==> flow/design.v <==
module seg7 (in,out);
	input wire [3:0] in;
	output reg [7:0] out;
	wire [1:0] wire_part;
	reg [5:0] reg_part;
	assign wire_part[1] = 1; 
	assign wire_part[0] = (in[3]&in[2]&(~in[1])&(~in[0])) | ((~in[3])&in[2]&in[1]&in[0]) | ((~in[3])&(~in[2])&(~in[1]));
	always @ (in[3:0]) begin
		case ({in[3],in[2],in[1],in[0]})
			4'b0000: begin
				reg_part = 6'b000000;
				out = {wire_part,reg_part};
			end
			4'b0001: begin
				reg_part = 6'b111001;
				out = {wire_part,reg_part};
			end
			4'b0010: begin
				reg_part = 6'b100100;
				out = {wire_part,reg_part};
			end
			4'b0011: begin
				reg_part = 6'b110000;
				out = {wire_part,reg_part};
			end
			4'b0100: begin
				reg_part = 6'b011001;
				out = {wire_part,reg_part};
			end
			4'b0101: begin
				reg_part = 6'b010010;
				out = {wire_part,reg_part};
			end
			4'b0110: begin
				reg_part = 6'b000010;
				out = {wire_part,reg_part};
			end
			4'b0111: begin
				reg_part = 6'b111000;
				out = {wire_part,reg_part};
			end
			4'b1000: begin
				reg_part = 6'b000000;
				out = {wire_part,reg_part};
			end
			4'b1001: begin
				reg_part = 6'b011000;
				out = {wire_part,reg_part};
			end
			4'b1010: begin
				reg_part = 6'b001000;
				out = {wire_part,reg_part};
			end
			4'b1011: begin
				reg_part = 6'b000011;
				out = {wire_part,reg_part};
			end
			4'b1100: begin
				reg_part = 6'b000110;
				out = {wire_part,reg_part};
			end
			4'b1101: begin
				reg_part = 6'b100001;
				out = {wire_part,reg_part};
			end
			4'b1110: begin
				reg_part = 6'b000110;
				out = {wire_part,reg_part};
			end
			4'b1111: begin
				reg_part = 6'b001110;
				out = {wire_part,reg_part};
			end
		endcase
	end
endmodule
module BCDconvert (bin, nothing, sign, hunBCD, tenBCD, oneBCD);
	input [9:0] bin;
	input [0:0] nothing;
	output reg [7:0] hunBCD, tenBCD, oneBCD;
	output reg [7:0] sign;
	wire [21:0] word;
	reg [21:0] bin2shift;
	reg [9:0] posbin;
	reg [3:0] hun, ten, one;
	wire [7:0] hunD, tenD, oneD;
	assign word = {4'b0000, 4'b0000, 4'b0000, posbin};
	seg7 a0 (.in(one), .out(oneD));
	seg7 a1 (.in(ten), .out(tenD));
	seg7 a2 (.in(hun), .out(hunD));
	always @(*) begin
		posbin = 10'd0;
		bin2shift = 22'd0;
		one = 4'd0;
		ten = 4'd0;
		hun = 4'd0;
		if (! nothing) begin
			if (bin[9] == 1'b1) begin
				sign = 8'b10111111;
				posbin = -bin;
			end else begin
				posbin = bin;
				sign = 8'd255;
			end
			bin2shift = word;
			if (bin2shift[21:18] >= 4'd5) 
				bin2shift[21:18] = bin2shift[21:18] + 4'd3;
			if (bin2shift[17:14] >= 4'd5)
				bin2shift[17:14] = bin2shift[17:14] + 4'd3;
			if (bin2shift[13:10] >= 4'd5)
				bin2shift[13:10] = bin2shift[13:10] + 4'd3;
			bin2shift = bin2shift << 1;
			if (bin2shift[21:18] >= 4'd5) 
				bin2shift[21:18] = bin2shift[21:18] + 4'd3;
			if (bin2shift[17:14] >= 4'd5)
				bin2shift[17:14] = bin2shift[17:14] + 4'd3;
			if (bin2shift[13:10] >= 4'd5)
				bin2shift[13:10] = bin2shift[13:10] + 4'd3;
			bin2shift = bin2shift << 1;
			if (bin2shift[21:18] >= 4'd5) 
				bin2shift[21:18] = bin2shift[21:18] + 4'd3;
			if (bin2shift[17:14] >= 4'd5)
				bin2shift[17:14] = bin2shift[17:14] + 4'd3;
			if (bin2shift[13:10] >= 4'd5)
				bin2shift[13:10] = bin2shift[13:10] + 4'd3;
			bin2shift = bin2shift << 1;
			if (bin2shift[21:18] >= 4'd5) 
				bin2shift[21:18] = bin2shift[21:18] + 4'd3;
			if (bin2shift[17:14] >= 4'd5)
				bin2shift[17:14] = bin2shift[17:14] + 4'd3;
			if (bin2shift[13:10] >= 4'd5)
				bin2shift[13:10] = bin2shift[13:10] + 4'd3;
			bin2shift = bin2shift << 1;
			if (bin2shift[21:18] >= 4'd5) 
				bin2shift[21:18] = bin2shift[21:18] + 4'd3;
			if (bin2shift[17:14] >= 4'd5)
				bin2shift[17:14] = bin2shift[17:14] + 4'd3;
			if (bin2shift[13:10] >= 4'd5)
				bin2shift[13:10] = bin2shift[13:10] + 4'd3;
			bin2shift = bin2shift << 1;
			if (bin2shift[21:18] >= 4'd5) 
				bin2shift[21:18] = bin2shift[21:18] + 4'd3;
			if (bin2shift[17:14] >= 4'd5)
				bin2shift[17:14] = bin2shift[17:14] + 4'd3;
			if (bin2shift[13:10] >= 4'd5)
				bin2shift[13:10] = bin2shift[13:10] + 4'd3;
			bin2shift = bin2shift << 1;
			if (bin2shift[21:18] >= 4'd5) 
				bin2shift[21:18] = bin2shift[21:18] + 4'd3;
			if (bin2shift[17:14] >= 4'd5)
				bin2shift[17:14] = bin2shift[17:14] + 4'd3;
			if (bin2shift[13:10] >= 4'd5)
				bin2shift[13:10] = bin2shift[13:10] + 4'd3;
			bin2shift = bin2shift << 1;
			if (bin2shift[21:18] >= 4'd5) 
				bin2shift[21:18] = bin2shift[21:18] + 4'd3;
			if (bin2shift[17:14] >= 4'd5)
				bin2shift[17:14] = bin2shift[17:14] + 4'd3;
			if (bin2shift[13:10] >= 4'd5)
				bin2shift[13:10] = bin2shift[13:10] + 4'd3;
			bin2shift = bin2shift << 1;
			if (bin2shift[21:18] >= 4'd5) 
				bin2shift[21:18] = bin2shift[21:18] + 4'd3;
			if (bin2shift[17:14] >= 4'd5)
				bin2shift[17:14] = bin2shift[17:14] + 4'd3;
			if (bin2shift[13:10] >= 4'd5)
				bin2shift[13:10] = bin2shift[13:10] + 4'd3;
			bin2shift = bin2shift << 1;
			if (bin2shift[21:18] >= 4'd5) 
				bin2shift[21:18] = bin2shift[21:18] + 4'd3;
			if (bin2shift[17:14] >= 4'd5)
				bin2shift[17:14] = bin2shift[17:14] + 4'd3;
			if (bin2shift[13:10] >= 4'd5)
				bin2shift[13:10] = bin2shift[13:10] + 4'd3;
			bin2shift = bin2shift << 1;
			one = bin2shift[13:10];
			ten = bin2shift[17:14];
			hun = bin2shift[21:18];
			hunBCD = hunD;
			tenBCD = tenD;
			oneBCD = oneD;
		end
		else begin
			 sign = 8'b10111111;
			 hunBCD = 8'b10111111;
			 tenBCD = 8'b10111111;
			 oneBCD = 8'b10111111;
	   end
	end
endmodule
module ram( clock, address, data_out);
	input clock;
	input [7:0] address;  
	output reg [11:0] data_out;
	reg [11:0] mem[255:0];
	initial begin
		mem[0]    = 12'b0010_0100_0111;
		mem[1]    = 12'b0010_0100_0111;
		mem[2]    = 12'b0010_0100_0111;
		mem[3]    = 12'b0010_0100_0111;
		mem[4]    = 12'b0010_0100_0111;
		mem[5]    = 12'b0010_0100_0111;
		mem[6]    = 12'b0010_0100_0111;
		mem[7]    = 12'b0010_0100_0111;
		mem[8]    = 12'b0010_0100_0111;
		mem[9]    = 12'b0010_0100_0111;
		mem[10]    = 12'b0010_0100_0111;
		mem[11]    = 12'b0010_0100_0111;
		mem[12]    = 12'b0010_0100_0111;
		mem[13]    = 12'b0010_0100_0111;
		mem[14]    = 12'b0010_0100_0111;
		mem[15]    = 12'b0010_0100_0111;
		mem[16]    = 12'b0010_0100_0111;
		mem[17]    = 12'b0010_0100_0111;
		mem[18]    = 12'b0010_0100_0111;
		mem[19]    = 12'b0010_0100_0111;
		mem[20]    = 12'b0010_0100_0111;
		mem[21]    = 12'b0010_0100_0111;
		mem[22]    = 12'b0010_0100_0111;
		mem[23]    = 12'b0010_0100_0111;
		mem[24]    = 12'b0010_0100_0111;
		mem[25]    = 12'b0010_0100_0111;
		mem[26]    = 12'b0010_0100_0111;
		mem[27]    = 12'b0010_0100_0111;
		mem[28]    = 12'b0010_0100_0111;
		mem[29]    = 12'b0010_0100_0111;
		mem[30]    = 12'b0010_0100_0111;
		mem[31]    = 12'b0010_0100_0111;
		mem[32]    = 12'b0010_0100_0111;
		mem[33]    = 12'b0010_0100_0111;
		mem[34]    = 12'b0010_0100_0111;
		mem[35]    = 12'b0010_0100_0111;
		mem[36]    = 12'b0010_0100_0111;
		mem[37]    = 12'b0010_0100_0111;
		mem[38]    = 12'b0010_0100_0111;
		mem[39]    = 12'b0010_0100_0111;
		mem[40]    = 12'b0010_0100_0111;
		mem[41]    = 12'b0010_0100_0111;
		mem[42]    = 12'b0010_0100_0111;
		mem[43]    = 12'b0010_0100_0111;
		mem[44]    = 12'b0010_0100_0111;
		mem[45]    = 12'b0010_0100_0111;
		mem[46]    = 12'b0010_0100_0111;
		mem[47]    = 12'b0010_0100_0111;
		mem[48]    = 12'b0010_0100_0111;
		mem[49]    = 12'b0010_0100_0111;
		mem[50]    = 12'b0010_0100_0111;
		mem[51]    = 12'b0010_0100_0111;
		mem[52]    = 12'b0010_0100_0111;
		mem[53]    = 12'b0010_0100_0111;
		mem[54]    = 12'b0010_0100_0111;
		mem[55]    = 12'b0010_0100_0111;
		mem[56]    = 12'b0010_0100_0111;
		mem[57]    = 12'b0010_0100_0111;
		mem[58]    = 12'b0010_0100_0111;
		mem[59]    = 12'b0010_0100_0111;
		mem[60]    = 12'b0010_0100_0111;
		mem[61]    = 12'b0010_0100_0111;
		mem[62]    = 12'b0010_0100_0111;
		mem[63]    = 12'b0010_0100_0111;
		mem[64]    = 12'b1000_1000_1000;
		mem[65]    = 12'b1000_1000_1000;
		mem[66]    = 12'b1000_1000_1000;
		mem[67]    = 12'b1000_1000_1000;
		mem[68]    = 12'b1000_1000_1000;
		mem[69]    = 12'b1000_1000_1000;
		mem[70]    = 12'b0010_0100_0111;
		mem[71]    = 12'b0010_0100_0111;
		mem[72]    = 12'b0010_0100_0111;
		mem[73]    = 12'b0010_0100_0111;
		mem[74]    = 12'b1000_1000_1000;
		mem[75]    = 12'b1000_1000_1000;
		mem[76]    = 12'b1000_1000_1000;
		mem[77]    = 12'b1000_1000_1000;
		mem[78]    = 12'b1000_1000_1000;
		mem[79]    = 12'b1000_1000_1000;
		mem[80]    = 12'b1000_1000_1000;
		mem[81]    = 12'b1000_1000_1000;
		mem[82]    = 12'b1000_1000_1000;
		mem[83]    = 12'b1000_1000_1000;
		mem[84]    = 12'b1000_1000_1000;
		mem[85]    = 12'b1000_1000_1000;
		mem[86]    = 12'b0010_0100_0111;
		mem[87]    = 12'b0010_0100_0111;
		mem[88]    = 12'b0010_0100_0111;
		mem[89]    = 12'b0010_0100_0111;
		mem[90]    = 12'b1000_1000_1000;
		mem[91]    = 12'b1000_1000_1000;
		mem[92]    = 12'b1000_1000_1000;
		mem[93]    = 12'b1000_1000_1000;
		mem[94]    = 12'b1000_1000_1000;
		mem[95]    = 12'b1000_1000_1000;
		mem[96]    = 12'b1000_1000_1000;
		mem[97]    = 12'b1000_1000_1000;
		mem[98]    = 12'b1000_1000_1000;
		mem[99]    = 12'b1000_1000_1000;
		mem[100]    = 12'b1000_1000_1000;
		mem[101]    = 12'b1000_1000_1000;
		mem[102]    = 12'b0010_0100_0111;
		mem[103]    = 12'b0010_0100_0111;
		mem[104]    = 12'b0010_0100_0111;
		mem[105]    = 12'b0010_0100_0111;
		mem[106]    = 12'b1000_1000_1000;
		mem[107]    = 12'b1000_1000_1000;
		mem[108]    = 12'b1000_1000_1000;
		mem[109]    = 12'b1000_1000_1000;
		mem[110]    = 12'b1000_1000_1000;
		mem[111]    = 12'b1000_1000_1000;
		mem[112]    = 12'b1000_1000_1000;
		mem[113]    = 12'b1000_1000_1000;
		mem[114]    = 12'b1000_1000_1000;
		mem[115]    = 12'b1000_1000_1000;
		mem[116]    = 12'b1000_1000_1000;
		mem[117]    = 12'b1000_1000_1000;
		mem[118]    = 12'b0010_0100_0111;
		mem[119]    = 12'b0010_0100_0111;
		mem[120]    = 12'b0010_0100_0111;
		mem[121]    = 12'b0010_0100_0111;
		mem[122]    = 12'b1000_1000_1000;
		mem[123]    = 12'b1000_1000_1000;
		mem[124]    = 12'b1000_1000_1000;
		mem[125]    = 12'b1000_1000_1000;
		mem[126]    = 12'b1000_1000_1000;
		mem[127]    = 12'b1000_1000_1000;
		mem[128]    = 12'b1000_1000_1000;
		mem[129]    = 12'b1000_1000_1000;
		mem[130]    = 12'b1000_1000_1000;
		mem[131]    = 12'b1000_1000_1000;
		mem[132]    = 12'b1000_1000_1000;
		mem[133]    = 12'b1000_1000_1000;
		mem[134]    = 12'b0010_0100_0111;
		mem[135]    = 12'b0010_0100_0111;
		mem[136]    = 12'b0010_0100_0111;
		mem[137]    = 12'b0010_0100_0111;
		mem[138]    = 12'b1000_1000_1000;
		mem[139]    = 12'b1000_1000_1000;
		mem[140]    = 12'b1000_1000_1000;
		mem[141]    = 12'b1000_1000_1000;
		mem[142]    = 12'b1000_1000_1000;
		mem[143]    = 12'b1000_1000_1000;
		mem[144]    = 12'b1000_1000_1000;
		mem[145]    = 12'b1000_1000_1000;
		mem[146]    = 12'b1000_1000_1000;
		mem[147]    = 12'b1000_1000_1000;
		mem[148]    = 12'b1000_1000_1000;
		mem[149]    = 12'b1000_1000_1000;
		mem[150]    = 12'b0010_0100_0111;
		mem[151]    = 12'b0010_0100_0111;
		mem[152]    = 12'b0010_0100_0111;
		mem[153]    = 12'b0010_0100_0111;
		mem[154]    = 12'b1000_1000_1000;
		mem[155]    = 12'b1000_1000_1000;
		mem[156]    = 12'b1000_1000_1000;
		mem[157]    = 12'b1000_1000_1000;
		mem[158]    = 12'b1000_1000_1000;
		mem[159]    = 12'b1000_1000_1000;
		mem[160]    = 12'b1000_1000_1000;
		mem[161]    = 12'b1000_1000_1000;
		mem[162]    = 12'b1000_1000_1000;
		mem[163]    = 12'b1000_1000_1000;
		mem[164]    = 12'b1000_1000_1000;
		mem[165]    = 12'b1000_1000_1000;
		mem[166]    = 12'b0010_0100_0111;
		mem[167]    = 12'b0010_0100_0111;
		mem[168]    = 12'b0010_0100_0111;
		mem[169]    = 12'b0010_0100_0111;
		mem[170]    = 12'b1000_1000_1000;
		mem[171]    = 12'b1000_1000_1000;
		mem[172]    = 12'b1000_1000_1000;
		mem[173]    = 12'b1000_1000_1000;
		mem[174]    = 12'b1000_1000_1000;
		mem[175]    = 12'b1000_1000_1000;
		mem[176]    = 12'b1000_1000_1000;
		mem[177]    = 12'b1000_1000_1000;
		mem[178]    = 12'b1000_1000_1000;
		mem[179]    = 12'b1000_1000_1000;
		mem[180]    = 12'b1000_1000_1000;
		mem[181]    = 12'b1000_1000_1000;
		mem[182]    = 12'b0010_0100_0111;
		mem[183]    = 12'b0010_0100_0111;
		mem[184]    = 12'b0010_0100_0111;
		mem[185]    = 12'b0010_0100_0111;
		mem[186]    = 12'b1000_1000_1000;
		mem[187]    = 12'b1000_1000_1000;
		mem[188]    = 12'b1000_1000_1000;
		mem[189]    = 12'b1000_1000_1000;
		mem[190]    = 12'b1000_1000_1000;
		mem[191]    = 12'b1000_1000_1000;
		mem[192]    = 12'b0010_0100_0111;
		mem[193]    = 12'b0010_0100_0111;
		mem[194]    = 12'b0010_0100_0111;
		mem[195]    = 12'b0010_0100_0111;
		mem[196]    = 12'b0010_0100_0111;
		mem[197]    = 12'b0010_0100_0111;
		mem[198]    = 12'b0010_0100_0111;
		mem[199]    = 12'b0010_0100_0111;
		mem[200]    = 12'b0010_0100_0111;
		mem[201]    = 12'b0010_0100_0111;
		mem[202]    = 12'b1000_1000_1000;
		mem[203]    = 12'b1000_1000_1000;
		mem[204]    = 12'b1000_1000_1000;
		mem[205]    = 12'b1000_1000_1000;
		mem[206]    = 12'b1000_1000_1000;
		mem[207]    = 12'b1000_1000_1000;
		mem[208]    = 12'b0010_0100_0111;
		mem[209]    = 12'b0010_0100_0111;
		mem[210]    = 12'b0010_0100_0111;
		mem[211]    = 12'b0010_0100_0111;
		mem[212]    = 12'b0010_0100_0111;
		mem[213]    = 12'b0010_0100_0111;
		mem[214]    = 12'b0010_0100_0111;
		mem[215]    = 12'b0010_0100_0111;
		mem[216]    = 12'b0010_0100_0111;
		mem[217]    = 12'b0010_0100_0111;
		mem[218]    = 12'b1000_1000_1000;
		mem[219]    = 12'b1000_1000_1000;
		mem[220]    = 12'b1000_1000_1000;
		mem[221]    = 12'b1000_1000_1000;
		mem[222]    = 12'b1000_1000_1000;
		mem[223]    = 12'b1000_1000_1000;
		mem[224]    = 12'b0010_0100_0111;
		mem[225]    = 12'b0010_0100_0111;
		mem[226]    = 12'b0010_0100_0111;
		mem[227]    = 12'b0010_0100_0111;
		mem[228]    = 12'b0010_0100_0111;
		mem[229]    = 12'b0010_0100_0111;
		mem[230]    = 12'b0010_0100_0111;
		mem[231]    = 12'b0010_0100_0111;
		mem[232]    = 12'b0010_0100_0111;
		mem[233]    = 12'b0010_0100_0111;
		mem[234]    = 12'b1000_1000_1000;
		mem[235]    = 12'b1000_1000_1000;
		mem[236]    = 12'b1000_1000_1000;
		mem[237]    = 12'b1000_1000_1000;
		mem[238]    = 12'b1000_1000_1000;
		mem[239]    = 12'b1000_1000_1000;
		mem[240]    = 12'b0010_0100_0111;
		mem[241]    = 12'b0010_0100_0111;
		mem[242]    = 12'b0010_0100_0111;
		mem[243]    = 12'b0010_0100_0111;
		mem[244]    = 12'b0010_0100_0111;
		mem[245]    = 12'b0010_0100_0111;
		mem[246]    = 12'b0010_0100_0111;
		mem[247]    = 12'b0010_0100_0111;
		mem[248]    = 12'b0010_0100_0111;
		mem[249]    = 12'b0010_0100_0111;
		mem[250]    = 12'b1000_1000_1000;
		mem[251]    = 12'b1000_1000_1000;
		mem[252]    = 12'b1000_1000_1000;
		mem[253]    = 12'b1000_1000_1000;
		mem[254]    = 12'b1000_1000_1000;
		mem[255]    = 12'b1000_1000_1000;
	end
	always @(posedge clock) begin
		data_out <= mem[address];  
	end
endmodule 
module vga_controller (pixel_clk, reset_n, h_sync, v_sync, disp_ena, column, row);
	input pixel_clk;
	input reset_n;
	output reg h_sync;
	output reg v_sync;
	output reg disp_ena;
	output reg [9:0] column;
	output reg [9:0] row;
	reg  [9:0] h_count, v_count;
	wire [9:0] h_next, v_next;
	assign h_next = (h_count < 10'd799) ? h_count + 10'd1 : 10'd0;
	assign v_next = (h_count < 10'd799) ? v_count :
	                ((v_count < 10'd524) ? v_count + 10'd1 : 10'd0);
	always @(posedge pixel_clk) begin
		if (!reset_n) begin
			h_count  <= 10'd0;
			v_count  <= 10'd0;
			h_sync   <= 1'b1;
			v_sync   <= 1'b1;
			disp_ena <= 1'b0;
			column   <= 10'd0;
			row      <= 10'd0;
		end else begin
			h_count <= h_next;
			v_count <= v_next;
			h_sync  <= (h_next < 10'd656) || (h_next >= 10'd752);
			v_sync  <= (v_next < 10'd490) || (v_next >= 10'd492);
			if (h_next < 10'd640) column <= h_next;
			if (v_next < 10'd480) row    <= v_next;
			disp_ena <= (h_next < 10'd640) && (v_next < 10'd480);
		end
	end
endmodule
module smoothFilter (clock, reset_n, enable, select, data_x, data_update, smooth_out);
	input clock;
	input reset_n;
	input enable;
	input [1:0] select;
	input [15:0] data_x;
	input [0:0] data_update;
	output reg [32:0] smooth_out;
	reg [32:0] sum;
	reg [32:0] smooth_c, smooth_hold;
	reg [255:0] shiftreg, shiftreg_c;
	always @(posedge clock) begin
		if (!reset_n) begin
			shiftreg    <= 256'd0;
			smooth_hold <= 33'd0;
		end else begin
			shiftreg <= shiftreg_c;
			if (enable == 1'b0)
				smooth_hold <= smooth_c;
		end
	end
	always @(*) begin
	   if (data_update) begin
			shiftreg_c = (shiftreg << 16) + {240'd0, data_x}; 
		end
		else begin
			shiftreg_c = shiftreg;
		end
	end
	always @(*) begin
		sum = 33'd0;
		case (select) 
			2'b00: smooth_c = shiftreg[15:0]; 
			2'b01: begin 
				sum = shiftreg[15:0] + shiftreg[31:16];
				smooth_c = sum >> 1; end
			2'b10: begin
				sum = shiftreg[15:0] + shiftreg[31:16] + shiftreg[47:32] + shiftreg[63:48];
				smooth_c = sum >> 2; end
			default: begin
				sum = shiftreg[15:0] + shiftreg[31:16] + shiftreg[47:32] + shiftreg[63:48]
						+ shiftreg[79:64] + shiftreg[95:80] + shiftreg[111:96] + shiftreg[127:112]
						+ shiftreg[143:128] + shiftreg[159:144] + shiftreg[175:160] + shiftreg[191:176]
						+ shiftreg[207:192] + shiftreg[223:208] + shiftreg[239:224] + shiftreg[255:240];
				smooth_c = sum >> 4; end
		endcase
		if (enable == 1'b0)
			smooth_out = smooth_c;
		else
			smooth_out = smooth_hold;
	end
endmodule
module accel_display(
	input 		          		clk,         
	input 		          		reset_n,
	input 		     [1:0]		SW,
	input 		          		data_update,
	input 		     [15:0]		data_x,
	input 		     [15:0]		data_y,
	output		     [7:0]		HEX0,
	output		     [7:0]		HEX1,
	output		     [7:0]		HEX2,
	output		     [7:0]		HEX3,
	output		reg  [3:0]		VGA_B,
	output		reg  [3:0]		VGA_G,
	output		reg          	VGA_HS,
	output		reg  [3:0]		VGA_R,
	output		reg          	VGA_VS
);
	wire [32:0] smooth_outx, smooth_outy;
	reg  [9:0] pixel_x1, pixel_x2; 
	wire [9:0] x1, x2;
	reg  [9:0] pixel_y1, pixel_y2;
	wire [9:0] y1, y2;
	reg  [7:0] addr;
	wire [11:0] colors;
	reg  [0:0] en;
	reg  [0:0] en_q;
	reg  [9:0] count;
	wire [9:0]  col, row;
	reg  [3:0]   red, green, blue;
	wire  h_sync, v_sync;
	wire  disp_ena;
	smoothFilter x_axis (.clock(clk), .reset_n(reset_n), .enable(VGA_HS), .select(SW[1:0]), .data_x(data_x), 
	                     .data_update(data_update), .smooth_out(smooth_outx));
	smoothFilter y_axis (.clock(clk), .reset_n(reset_n), .enable(VGA_VS), .select(SW[1:0]), .data_x(data_y), 
	                     .data_update(data_update), .smooth_out(smooth_outy));
	BCDconvert BCD_x (.bin(count), .nothing(1'b0), .sign(HEX3), 
	                  .hunBCD(HEX2), .tenBCD(HEX1), .oneBCD(HEX0));
	always @(posedge clk) begin
		if (disp_ena == 1'b1) begin
			VGA_R <= red;
			VGA_B <= blue;
			VGA_G <= green;
		end else begin
			VGA_R <= 4'd0;
			VGA_B <= 4'd0;
			VGA_G <= 4'd0;
		end
		VGA_HS <= h_sync;
		VGA_VS <= v_sync;
	end
	vga_controller control (.pixel_clk(clk), .reset_n(reset_n), .h_sync (h_sync),
                           .v_sync(v_sync), .disp_ena(disp_ena), .column(col), .row(row));
	ram  memory (.clock(clk), .address(addr) , .data_out(colors));
	assign x1 = 10'd311 + smooth_outx[9:0];
	assign x2 = 10'd326 + smooth_outx[9:0];
	assign y1 = 10'd231 + smooth_outy[9:0];
	assign y2 = 10'd246 + smooth_outy[9:0];
	always @(*) begin 
		pixel_x1 = x1;
		pixel_x2 = x2;
	end
	always @(*) begin
		if (y1[9] == 1'b1) begin
			pixel_y1 = 10'd0;
			pixel_y2 = 10'd15;
		end
		else if (y2 >= 10'd479) begin
			pixel_y1 = 10'd464;
			pixel_y2 = 10'd479;
		end
		else begin
			pixel_y1 = y1;
			pixel_y2 = y2;
		end
	end
	always @(posedge clk) begin
		if (!reset_n) begin
			en_q  <= 1'b0;
			count <= 10'd0;
		end else begin
			en_q <= en;
			if (en && !en_q)
				count <= count + 10'd1;
		end
	end
	always @(*) begin
		addr = (row[9:0] - pixel_y1)*16 + (col[9:0] - pixel_x1);
		en   = (pixel_y1 == 10'd0 || pixel_y2 == 10'd479 || pixel_x1 == 10'd55 || pixel_x2 == 10'b1000110000);
	   if ( (col[9:0] >= pixel_x1) && (col[9:0] <= pixel_x2) && (row[9:0] >= pixel_y1 ) && (row[9:0] <= pixel_y2) ) begin
			red     = colors [11:8]; 
			green   = colors [7:4];
			blue    = colors [3:0];
		end
		else begin                                                                             
			if (en) begin
				red     = 4'hf;  
				green   = 4'h0;
				blue    = 4'h0;
			end else begin
				red     = 4'h0;  
				green   = 4'h0;
				blue    = 4'h0;
			end
		end
	end
endmodule
==> reports on accel_display <==
# Reports on accel_display

Tool output for the design above before and after an edit, in the order of the flow.
"unedited" refers to lines of the RTL above, "edited" to lines of the edited file.
"change": "edited" minus "unedited" as printed here. "relative change": 100 x difference / "unedited".
Operators carry their Yosys type and port widths (W data, S select, Z words).
Library cell names are shortened.
A cell with n/a has no value.

Top: accel_display
Clock port: clk
Standard-cell library: sky130hd
Corner: tt_025C_1v80

# The edit

The edit as a unified diff against the file above.
A script made this edit. It changes what the design does and was not meant as an optimisation.

```diff
@@ -452,7 +452,5 @@
 		mem[255]    = 12'b1000_1000_1000;
 	end
-	always @(posedge clock) begin
-		data_out <= mem[address];  
-	end
+	always @(*) data_out = mem[address];
 endmodule 
 module vga_controller (pixel_clk, reset_n, h_sync, v_sync, disp_ena, column, row);
```

# Word-level counts

Yosys after proc, flatten, opt, wreduce and memory -nomap, before mapping. Enables and synchronous resets that opt folds into registers are not counted as muxes. Memory bits, and registers merged into a memory's read port (data or address), are not among the register bits. Print and check cells are not counted. Equal cells are merged and count once.
Memory sizes are those after Yosys's memory passes, which may raise the word count (mostly to a power of two), join words into wider ones and drop unused or constant bits.

Bit counts:

| item                            | unedited | edited | change | relative change (%) |
| flip-flop bits (word level)     | 608      | 596    | -12    | -1.97 |
| bits in read-only memories      | 2048     | 2048   | 0      | 0.00 |
| word width x clocked read ports | 8        | 0      | -8     | -100.00 |
| memories                        | 1        | 1      | 0      | 0.00 |
| output and inout port bits      | 46       | 46     | 0      | 0.00 |

Cells by class:

| item                             | unedited | edited | change | relative change (%) |
| add/sub/neg operators            | 67       | 67     | 0      | 0.00 |
| order comparisons                | 37       | 37     | 0      | 0.00 |
| eq/ne operators                  | 50       | 50     | 0      | 0.00 |
| multiplexer cells                | 42       | 42     | 0      | 0.00 |
| bitwise operators                | 42       | 42     | 0      | 0.00 |
| reductions and logical operators | 23       | 23     | 0      | 0.00 |

Memory list:

| item                                    | unedited                    | edited |
| words x width with read and write ports | memory.mem 256 x 8 bit 1R0W | memory.mem 256 x 8 bit 1R0W |

Operator list:

| operator                | unedited | edited | change | relative change (%) |
| $add A14 B14 Y14        | 30       | 30     | 0      | 0.00 |
| $and A1 B1 Y1           | 24       | 24     | 0      | 0.00 |
| $eq A4 B4 Y1 const B    | 24       | 24     | 0      | 0.00 |
| $ge A4 B3 Y1 const B    | 21       | 21     | 0      | 0.00 |
| $mux W4                 | 19       | 19     | 0      | 0.00 |
| $add A4 B2 Y4 const B   | 15       | 15     | 0      | 0.00 |
| $eq A4 B3 Y1 const B    | 12       | 12     | 0      | 0.00 |
| $not A1 Y1              | 12       | 12     | 0      | 0.00 |
| $mux W10                | 8        | 8      | 0      | 0.00 |
| $mux W3                 | 7        | 7      | 0      | 0.00 |
| $add A3 B2 Y3 const B   | 6        | 6      | 0      | 0.00 |
| $eq A4 B2 Y1 const B    | 6        | 6      | 0      | 0.00 |
| $or A1 B1 Y1            | 6        | 6      | 0      | 0.00 |
| $reduce_or A2 Y1        | 6        | 6      | 0      | 0.00 |
| $logic_and A1 B1 Y1     | 5        | 5      | 0      | 0.00 |
| $logic_or A1 B1 Y1      | 5        | 5      | 0      | 0.00 |
| $lt A10 B10 Y1 const B  | 4        | 4      | 0      | 0.00 |
| $add A1 B2 Y3 const B   | 3        | 3      | 0      | 0.00 |
| $add A10 B1 Y10 const B | 3        | 3      | 0      | 0.00 |
| $eq A4 B1 Y1 const B    | 3        | 3      | 0      | 0.00 |
| $ge A1 B3 Y1 const B    | 3        | 3      | 0      | 0.00 |
| $logic_not A4 Y1        | 3        | 3      | 0      | 0.00 |
| $pmux W8 S14            | 3        | 3      | 0      | 0.00 |
| $add A254 B16 Y254      | 2        | 2      | 0      | 0.00 |
| $add A8 B10 Y10 const A | 2        | 2      | 0      | 0.00 |
| $add A9 B10 Y10 const A | 2        | 2      | 0      | 0.00 |
| $ge A10 B9 Y1 const B   | 2        | 2      | 0      | 0.00 |
| $le A10 B10 Y1          | 2        | 2      | 0      | 0.00 |

Not every row of either side is listed.

# Logic depth

Depth = most cells in a row (Yosys ltp): at word level without a register or memory, in the mapped netlist without a sequential cell, where the memories' decode and read muxes count.

Depth:

| item                          | unedited | edited | change | relative change (%) |
| depth in word-level cells     | 27       | 27     | 0      | 0.00 |
| ABC_AREA                      | 0        | 0      | n/a    | n/a |
| gate-level depth with buffers | 51       | 53     | +2     | +3.92 |
| gate-level depth less buffers | 50       | 52     | +2     | +4.00 |

# Mapped cells and area

The flow's flattened synthesis, as Yosys stat reports it; memories are mapped. The netlist is that of the ABC_AREA named above (0 if unset); the other value can give another one.

Cells by type:

| cell type | unedited | edited | change | relative change (%) |
| nor2_1    | 576      | 598    | +22    | +3.82 |
| and2_1    | 12       | 33     | +21    | +175.00 |
| o21ai_0   | 70       | 88     | +18    | +25.71 |
| o211ai_1  | 5        | 20     | +15    | +300.00 |
| nand2_1   | 105      | 118    | +13    | +12.38 |
| buf_1     | 39       | 52     | +13    | +33.33 |
| inv_1     | 457      | 446    | -11    | -2.41 |
| xnor2_1   | 121      | 132    | +11    | +9.09 |
| a21oi_1   | 106      | 116    | +10    | +9.43 |
| o31ai_1   | 9        | 19     | +10    | +111.11 |
| a21o_1    | 45       | 36     | -9     | -20.00 |
| xor2_1    | 45       | 36     | -9     | -20.00 |
| nor2b_1   | 17       | 26     | +9     | +52.94 |
| nor3_1    | 27       | 34     | +7     | +25.93 |
| o21a_1    | 16       | 9      | -7     | -43.75 |
| clkbuf_1  | 92       | 86     | -6     | -6.52 |
| nand2b_1  | 25       | 31     | +6     | +24.00 |
| a31oi_1   | 19       | 14     | -5     | -26.32 |

Not every row of either side is listed.

Mapped netlist:

| item                  | unedited | edited  | change | relative change (%) |
| cells in the netlist  | 3595     | 3683    | +88    | +2.45 |
| synthesis area (µm²)  | 34580.7  | 34909.7 | +329.0 | +0.95 |
| sequential area (µm²) | 10630.2  | 10590.2 | -40.0  | -0.38 |
| flip-flops            | 531      | 529     | -2     | -0.38 |

The figures by module come from a second, unflattened synthesis with its own total; it is not the netlist above.

Second synthesis, totals:

| item                                          | unedited | edited  | change | relative change (%) |
| cells (unflattened synthesis)                 | 4543     | 4555    | +12    | +0.26 |
| area total of the unflattened synthesis (µm²) | 43498.0  | 43525.5 | +27.5  | +0.06 |

Each row is one instance without its submodules.

Modules, unedited:

| module         | times used | cells | area (µm²) | sequential area (µm²) |
| smoothFilter   | 2          | 1745  | 17598.1    | 5785.5 |
| accel_display  | 1          | 412   | 3388.2     | 500.5 |
| BCDconvert     | 1          | 292   | 2105.8     | 0.0 |
| vga_controller | 1          | 227   | 2014.4     | 860.8 |
| seg7           | 3          | 35    | 212.7      | 0.0 |
| ram            | 1          | 17    | 155.1      | 40.0 |

Modules, edited:

| module         | times used | cells | area (µm²) | sequential area (µm²) |
| smoothFilter   | 2          | 1752  | 17631.9    | 5785.5 |
| accel_display  | 1          | 412   | 3388.2     | 500.5 |
| BCDconvert     | 1          | 292   | 2105.8     | 0.0 |
| vga_controller | 1          | 227   | 2014.4     | 860.8 |
| seg7           | 3          | 35    | 212.7      | 0.0 |
| ram            | 1          | 15    | 115.1      | 0.0 |

# Timing after synthesis

Source: OpenSTA report_checks on the synthesized netlist (no wires, ideal clock, input and output delay 20% of the period each), path of least setup slack; recovery checks are left aside. Register names are those of the netlist, which keeps one name where synthesis merged equal registers.

Path after synthesis:

| item                          | unedited            | edited              | change | relative change (%) |
| path kind                     | register to output  | register to output  | n/a    | n/a |
| start                         | register count[0]   | register count[0]   | n/a    | n/a |
| end                           | output port HEX2[1] | output port HEX1[5] | n/a    | n/a |
| clock period (ps)             | 20000               | 20000               | 0      | 0.00 |
| output delay (ps)             | 4000                | 4000                | 0      | 0.00 |
| data arrival time (ps)        | 9087                | 9432                | +345   | +3.80 |
| required time (ps)            | 16000               | 16000               | 0      | 0.00 |
| setup slack (ps)              | 6913                | 6568                | -345   | n/a |
| path delay (ps)               | 9087                | 9432                | +345   | +3.80 |
| stages                        | 48                  | 52                  | +4     | +8.33 |
| buffers on the path           | 0                   | 3                   | +3     | n/a |
| synthesis period reached (ps) | 13087               | 13432               | +345   | +2.64 |

"path delay" is the arrival time less input delay plus setup time.
At an output port there is no setup time.
"stages": output pins that drive a net of the path, with the launching flip-flop's if there is one; two outputs of one cell count as two.
"synthesis period reached" is the clock period less the worst setup slack; recovery checks do not enter. This is arithmetic on one report: input and output delays are still those of the set period (20% each).
Between the ends stands the longest chain of elaborated cells between them, by number of cells; it is not shown to be the way that was timed. Of several equally long chains one is given.
Each line given opens the expression or statement behind the cell; cells for indexed reads and writes are added by Yosys, which also makes memories of some case tables.

On the way, after synthesis, unedited:
Path through: dfxtp_1 > clkinv_1 > ha_1 > nor4bb_1 > a22o_1 > nor2_1 > ha_1 > inv_1 > ha_1 > a41o_1 > xnor2_1 > inv_1 > ha_1 > nand2b_1 > nand2_1 > o22ai_1 > nor2_1 > xnor2_1 > [... 12 more ...] > inv_1 > ha_1 > nand2b_1 > or4b_4 > and2_4 > ha_1 > nand2b_1 > nand2_1 > mux2i_4 > inv_1 > ha_1 > inv_1 > ha_1 > a21oi_1 > mux2i_1 > nand2b_1 > nor2_1 > a221o_1
Length of the longest elaborated chain: 23

RTL lines, path after synthesis, unedited:

| item             | RTL line | source |
| from (decl)      | 569      | `reg [9:0] count;` |
| from (assign)    | 621      | `count <= 10'd0;` |
| from (assign)    | 625      | `count <= count + 10'd1;` |
| $neg A10 Y10     | 100      | `posbin = -bin;` |
| $mux W10         | 98       | `if (bin[9] == 1'b1) begin` |
| $add A1 B2 Y3    | 118      | `bin2shift[13:10] = bin2shift[13:10] + 4'd3;` |
| $mux W4          | 117      | `if (bin2shift[13:10] >= 4'd5)` |
| $ge A4 B3 Y1     | 124      | `if (bin2shift[13:10] >= 4'd5)` |
| $mux W4          | 124      |  |
| $ge A4 B3 Y1     | 131      | `if (bin2shift[13:10] >= 4'd5)` |
| [... 9 more ...] | n/a      |  |
| $add A4 B2 Y4    | 167      | `bin2shift[13:10] = bin2shift[13:10] + 4'd3;` |
| $mux W4          | 166      | `if (bin2shift[13:10] >= 4'd5)` |
| $add A4 B2 Y4    | 172      | `bin2shift[17:14] = bin2shift[17:14] + 4'd3;` |
| $mux W4          | 171      | `if (bin2shift[17:14] >= 4'd5)` |
| $eq A4 B4 Y1     | 9        | `case ({in[3],in[2],in[1],in[0]})` |
| $reduce_or A2 Y1 | n/a      |  |
| $pmux W8 S14     | 9        |  |
| to (decl)        | 552      | `output [7:0] HEX2,` |

On the way, after synthesis, edited:
Path through: dfxtp_1 > buf_2 > clkbuf_1 > inv_1 > ha_1 > nor4bb_1 > a22oi_1 > and2_2 > ha_1 > inv_1 > ha_1 > a41o_1 > a21o_1 > and2_1 > ha_1 > nor2b_1 > nand2b_1 > o22ai_1 > [... 16 more ...] > nand2_1 > o221a_2 > or4_1 > nand4_1 > inv_1 > ha_1 > nor2b_1 > a311o_1 > nand2_1 > xnor2_2 > ha_1 > nor2b_1 > o31ai_1 > a21oi_1 > buf_2 > nor3_1 > o21ai_0 > nand2_1
Length of the longest elaborated chain: 23

RTL lines, path after synthesis, edited:

| item             | RTL line | source |
| from (decl)      | 567      | `reg [9:0] count;` |
| from (assign)    | 619      | `count <= 10'd0;` |
| from (assign)    | 623      | `count <= count + 10'd1;` |
| $neg A10 Y10     | 100      | `posbin = -bin;` |
| $mux W10         | 98       | `if (bin[9] == 1'b1) begin` |
| $add A1 B2 Y3    | 118      | `bin2shift[13:10] = bin2shift[13:10] + 4'd3;` |
| $mux W4          | 117      | `if (bin2shift[13:10] >= 4'd5)` |
| $ge A4 B3 Y1     | 124      | `if (bin2shift[13:10] >= 4'd5)` |
| $mux W4          | 124      |  |
| $ge A4 B3 Y1     | 131      | `if (bin2shift[13:10] >= 4'd5)` |
| [... 9 more ...] | n/a      |  |
| $ge A4 B3 Y1     | 166      | `if (bin2shift[13:10] >= 4'd5)` |
| $mux W4          | 166      |  |
| $add A4 B2 Y4    | 174      | `bin2shift[13:10] = bin2shift[13:10] + 4'd3;` |
| $mux W4          | 173      | `if (bin2shift[13:10] >= 4'd5)` |
| $eq A4 B4 Y1     | 9        | `case ({in[3],in[2],in[1],in[0]})` |
| $reduce_or A2 Y1 | n/a      |  |
| $pmux W8 S14     | 9        |  |
| to (decl)        | 549      | `output [7:0] HEX1,` |

# Timing after layout

From the final timing report of the runs of pair 1: the path of least setup slack in the routed layout; clock arrival at registers is part of the times.
The report prints the path's times to 10 ps; the period is as set.

Path after layout:

| item                   | unedited            | edited              | change | relative change (%) |
| path kind              | register to output  | register to output  | n/a    | n/a |
| start                  | register count[0]   | register count[0]   | n/a    | n/a |
| end                    | output port HEX1[3] | output port HEX1[1] | n/a    | n/a |
| clock period (ps)      | 20000               | 20000               | 0      | 0.00 |
| output delay (ps)      | 4000                | 4000                | 0      | 0.00 |
| data arrival time (ps) | 12020               | 12410               | +390   | +3.24 |
| required time (ps)     | 16000               | 16000               | 0      | 0.00 |
| setup slack (ps)       | 3980                | 3590                | -390   | n/a |
| stages                 | 48                  | 51                  | +3     | +6.25 |
| buffers on the path    | 1                   | 1                   | 0      | 0.00 |

Between the ends stands the longest chain of elaborated cells between them, by number of cells; it is not shown to be the way that was timed. Of several equally long chains one is given.

On the way, after layout, unedited:
Path through: dfxtp_1 > clkinv_1 > ha_1 > nor4bb_1 > a22o_1 > nor2_1 > ha_1 > inv_1 > ha_1 > a41o_1 > xnor2_1 > inv_1 > ha_1 > nand2b_1 > nand2_1 > o22ai_1 > nor2_1 > xnor2_1 > [... 12 more ...] > inv_1 > ha_1 > nand2b_1 > or4b_4 > and2_4 > ha_1 > nand2b_1 > nand2_1 > o211a_1 > xnor2_2 > ha_1 > nor2b_1 > o21ai_1 > xnor2_1 > nand2_1 > mux2_4 > a22oi_1 > clkdlybuf4s50_1
Length of the longest elaborated chain: 23

RTL lines, path after layout, unedited:

| item             | RTL line | source |
| from (decl)      | 569      | `reg [9:0] count;` |
| from (assign)    | 621      | `count <= 10'd0;` |
| from (assign)    | 625      | `count <= count + 10'd1;` |
| $neg A10 Y10     | 100      | `posbin = -bin;` |
| $mux W10         | 98       | `if (bin[9] == 1'b1) begin` |
| $add A1 B2 Y3    | 118      | `bin2shift[13:10] = bin2shift[13:10] + 4'd3;` |
| $mux W4          | 117      | `if (bin2shift[13:10] >= 4'd5)` |
| $ge A4 B3 Y1     | 124      | `if (bin2shift[13:10] >= 4'd5)` |
| $mux W4          | 124      |  |
| $ge A4 B3 Y1     | 131      | `if (bin2shift[13:10] >= 4'd5)` |
| [... 9 more ...] | n/a      |  |
| $ge A4 B3 Y1     | 166      | `if (bin2shift[13:10] >= 4'd5)` |
| $mux W4          | 166      |  |
| $add A4 B2 Y4    | 174      | `bin2shift[13:10] = bin2shift[13:10] + 4'd3;` |
| $mux W4          | 173      | `if (bin2shift[13:10] >= 4'd5)` |
| $eq A4 B4 Y1     | 9        | `case ({in[3],in[2],in[1],in[0]})` |
| $reduce_or A2 Y1 | n/a      |  |
| $pmux W8 S14     | 9        |  |
| to (decl)        | 551      | `output [7:0] HEX1,` |

On the way, after layout, edited:
Path through: dfxtp_1 > inv_1 > ha_1 > nor4bb_1 > a22oi_1 > and2_2 > ha_1 > inv_1 > ha_1 > a41o_1 > a21o_1 > and2_1 > ha_1 > nor2b_1 > nand2b_1 > o22ai_1 > nor2_1 > xnor2_1 > [... 15 more ...] > o221a_2 > or4_1 > nand4_1 > inv_1 > ha_1 > nor2b_1 > a311o_1 > nand2_1 > xnor2_2 > ha_1 > nor2b_1 > o31ai_1 > nor2_1 > a21oi_1 > nand2b_1 > nor2b_1 > a211o_1 > clkdlybuf4s50_1
Length of the longest elaborated chain: 23

RTL lines, path after layout, edited:

| item             | RTL line | source |
| from (decl)      | 567      | `reg [9:0] count;` |
| from (assign)    | 619      | `count <= 10'd0;` |
| from (assign)    | 623      | `count <= count + 10'd1;` |
| $neg A10 Y10     | 100      | `posbin = -bin;` |
| $mux W10         | 98       | `if (bin[9] == 1'b1) begin` |
| $add A1 B2 Y3    | 118      | `bin2shift[13:10] = bin2shift[13:10] + 4'd3;` |
| $mux W4          | 117      | `if (bin2shift[13:10] >= 4'd5)` |
| $ge A4 B3 Y1     | 124      | `if (bin2shift[13:10] >= 4'd5)` |
| $mux W4          | 124      |  |
| $ge A4 B3 Y1     | 131      | `if (bin2shift[13:10] >= 4'd5)` |
| [... 9 more ...] | n/a      |  |
| $ge A4 B3 Y1     | 166      | `if (bin2shift[13:10] >= 4'd5)` |
| $mux W4          | 166      |  |
| $add A4 B2 Y4    | 174      | `bin2shift[13:10] = bin2shift[13:10] + 4'd3;` |
| $mux W4          | 173      | `if (bin2shift[13:10] >= 4'd5)` |
| $eq A4 B4 Y1     | 9        | `case ({in[3],in[2],in[1],in[0]})` |
| $reduce_or A2 Y1 | n/a      |  |
| $pmux W8 S14     | 9        |  |
| to (decl)        | 549      | `output [7:0] HEX1,` |

# Flow runs

Runs of the flow (Yosys, OpenROAD) on both versions; the two runs of a pair have the same settings. The constraints put input and output delay at 20% of the set period each and load the outputs with 0.01 pF.

Flow settings, pair 1:
CORE_UTILIZATION: 40
PLACE_DENSITY: 0.6
period_ns: 20
CAP_MARGIN: 20
CORE_MARGIN: 2
SLEW_MARGIN: 20

Measured results, pair 1:

| item                                   | unedited | edited  | change | relative change (%) |
| synthesis area (µm²)                   | 34580.7  | 34909.7 | +329.0 | +0.95 |
| die size (µm²)                         | 88818.9  | 89652.3 | +833.4 | +0.94 |
| standard-cell area after routing (µm²) | 38207.9  | 38617.0 | +409.1 | +1.07 |
| post-route utilization (%)             | 44.7     | 44.6    | -0.1   | n/a |
| setup slack of the critical path (ps)  | 3984     | 3594    | -390   | n/a |
| post-route setup TNS (ps)              | 0        | 0       | 0      | n/a |
| lowest hold slack (ps)                 | 318      | 326     | +8     | n/a |
| total design power (uW)                | 2403     | 2429    | +26    | +1.08 |
| clock period reached (ps)              | 16016    | 16406   | +390   | +2.44 |

Flow settings, pair 2:
CELL_PAD_IN_SITES_GLOBAL_PLACEMENT: 3
CORE_MARGIN: 5
CORE_UTILIZATION: 30
CTS_CLUSTER_SIZE: 74
PLACE_DENSITY_LB_ADDON: 0.17
SLEW_MARGIN: 5
period_ns: 23.1
CAP_MARGIN: 20

Measured results, pair 2:

| item                                   | unedited | edited   | change  | relative change (%) |
| synthesis area (µm²)                   | 34580.7  | 34909.7  | +329.0  | +0.95 |
| die size (µm²)                         | 122157.0 | 123289.0 | +1132.0 | +0.93 |
| standard-cell area after routing (µm²) | 39024.9  | 39346.5  | +321.6  | +0.82 |
| post-route utilization (%)             | 34.1     | 34.0     | -0.1    | n/a |
| setup slack of the critical path (ps)  | 5911     | 5902     | -9      | n/a |
| post-route setup TNS (ps)              | 0        | 0        | 0       | n/a |
| lowest hold slack (ps)                 | 325      | 327      | +2      | n/a |
| total design power (uW)                | 2210     | 2189     | -21     | -0.95 |
| clock period reached (ps)              | 17189    | 17198    | +9      | +0.05 |

"clock period reached" = clock period - worst setup slack. The figure is calculated, with input and output delays left at 20% of the set period.
"total design power" is the tool's figure for a default switching activity; nothing was simulated.
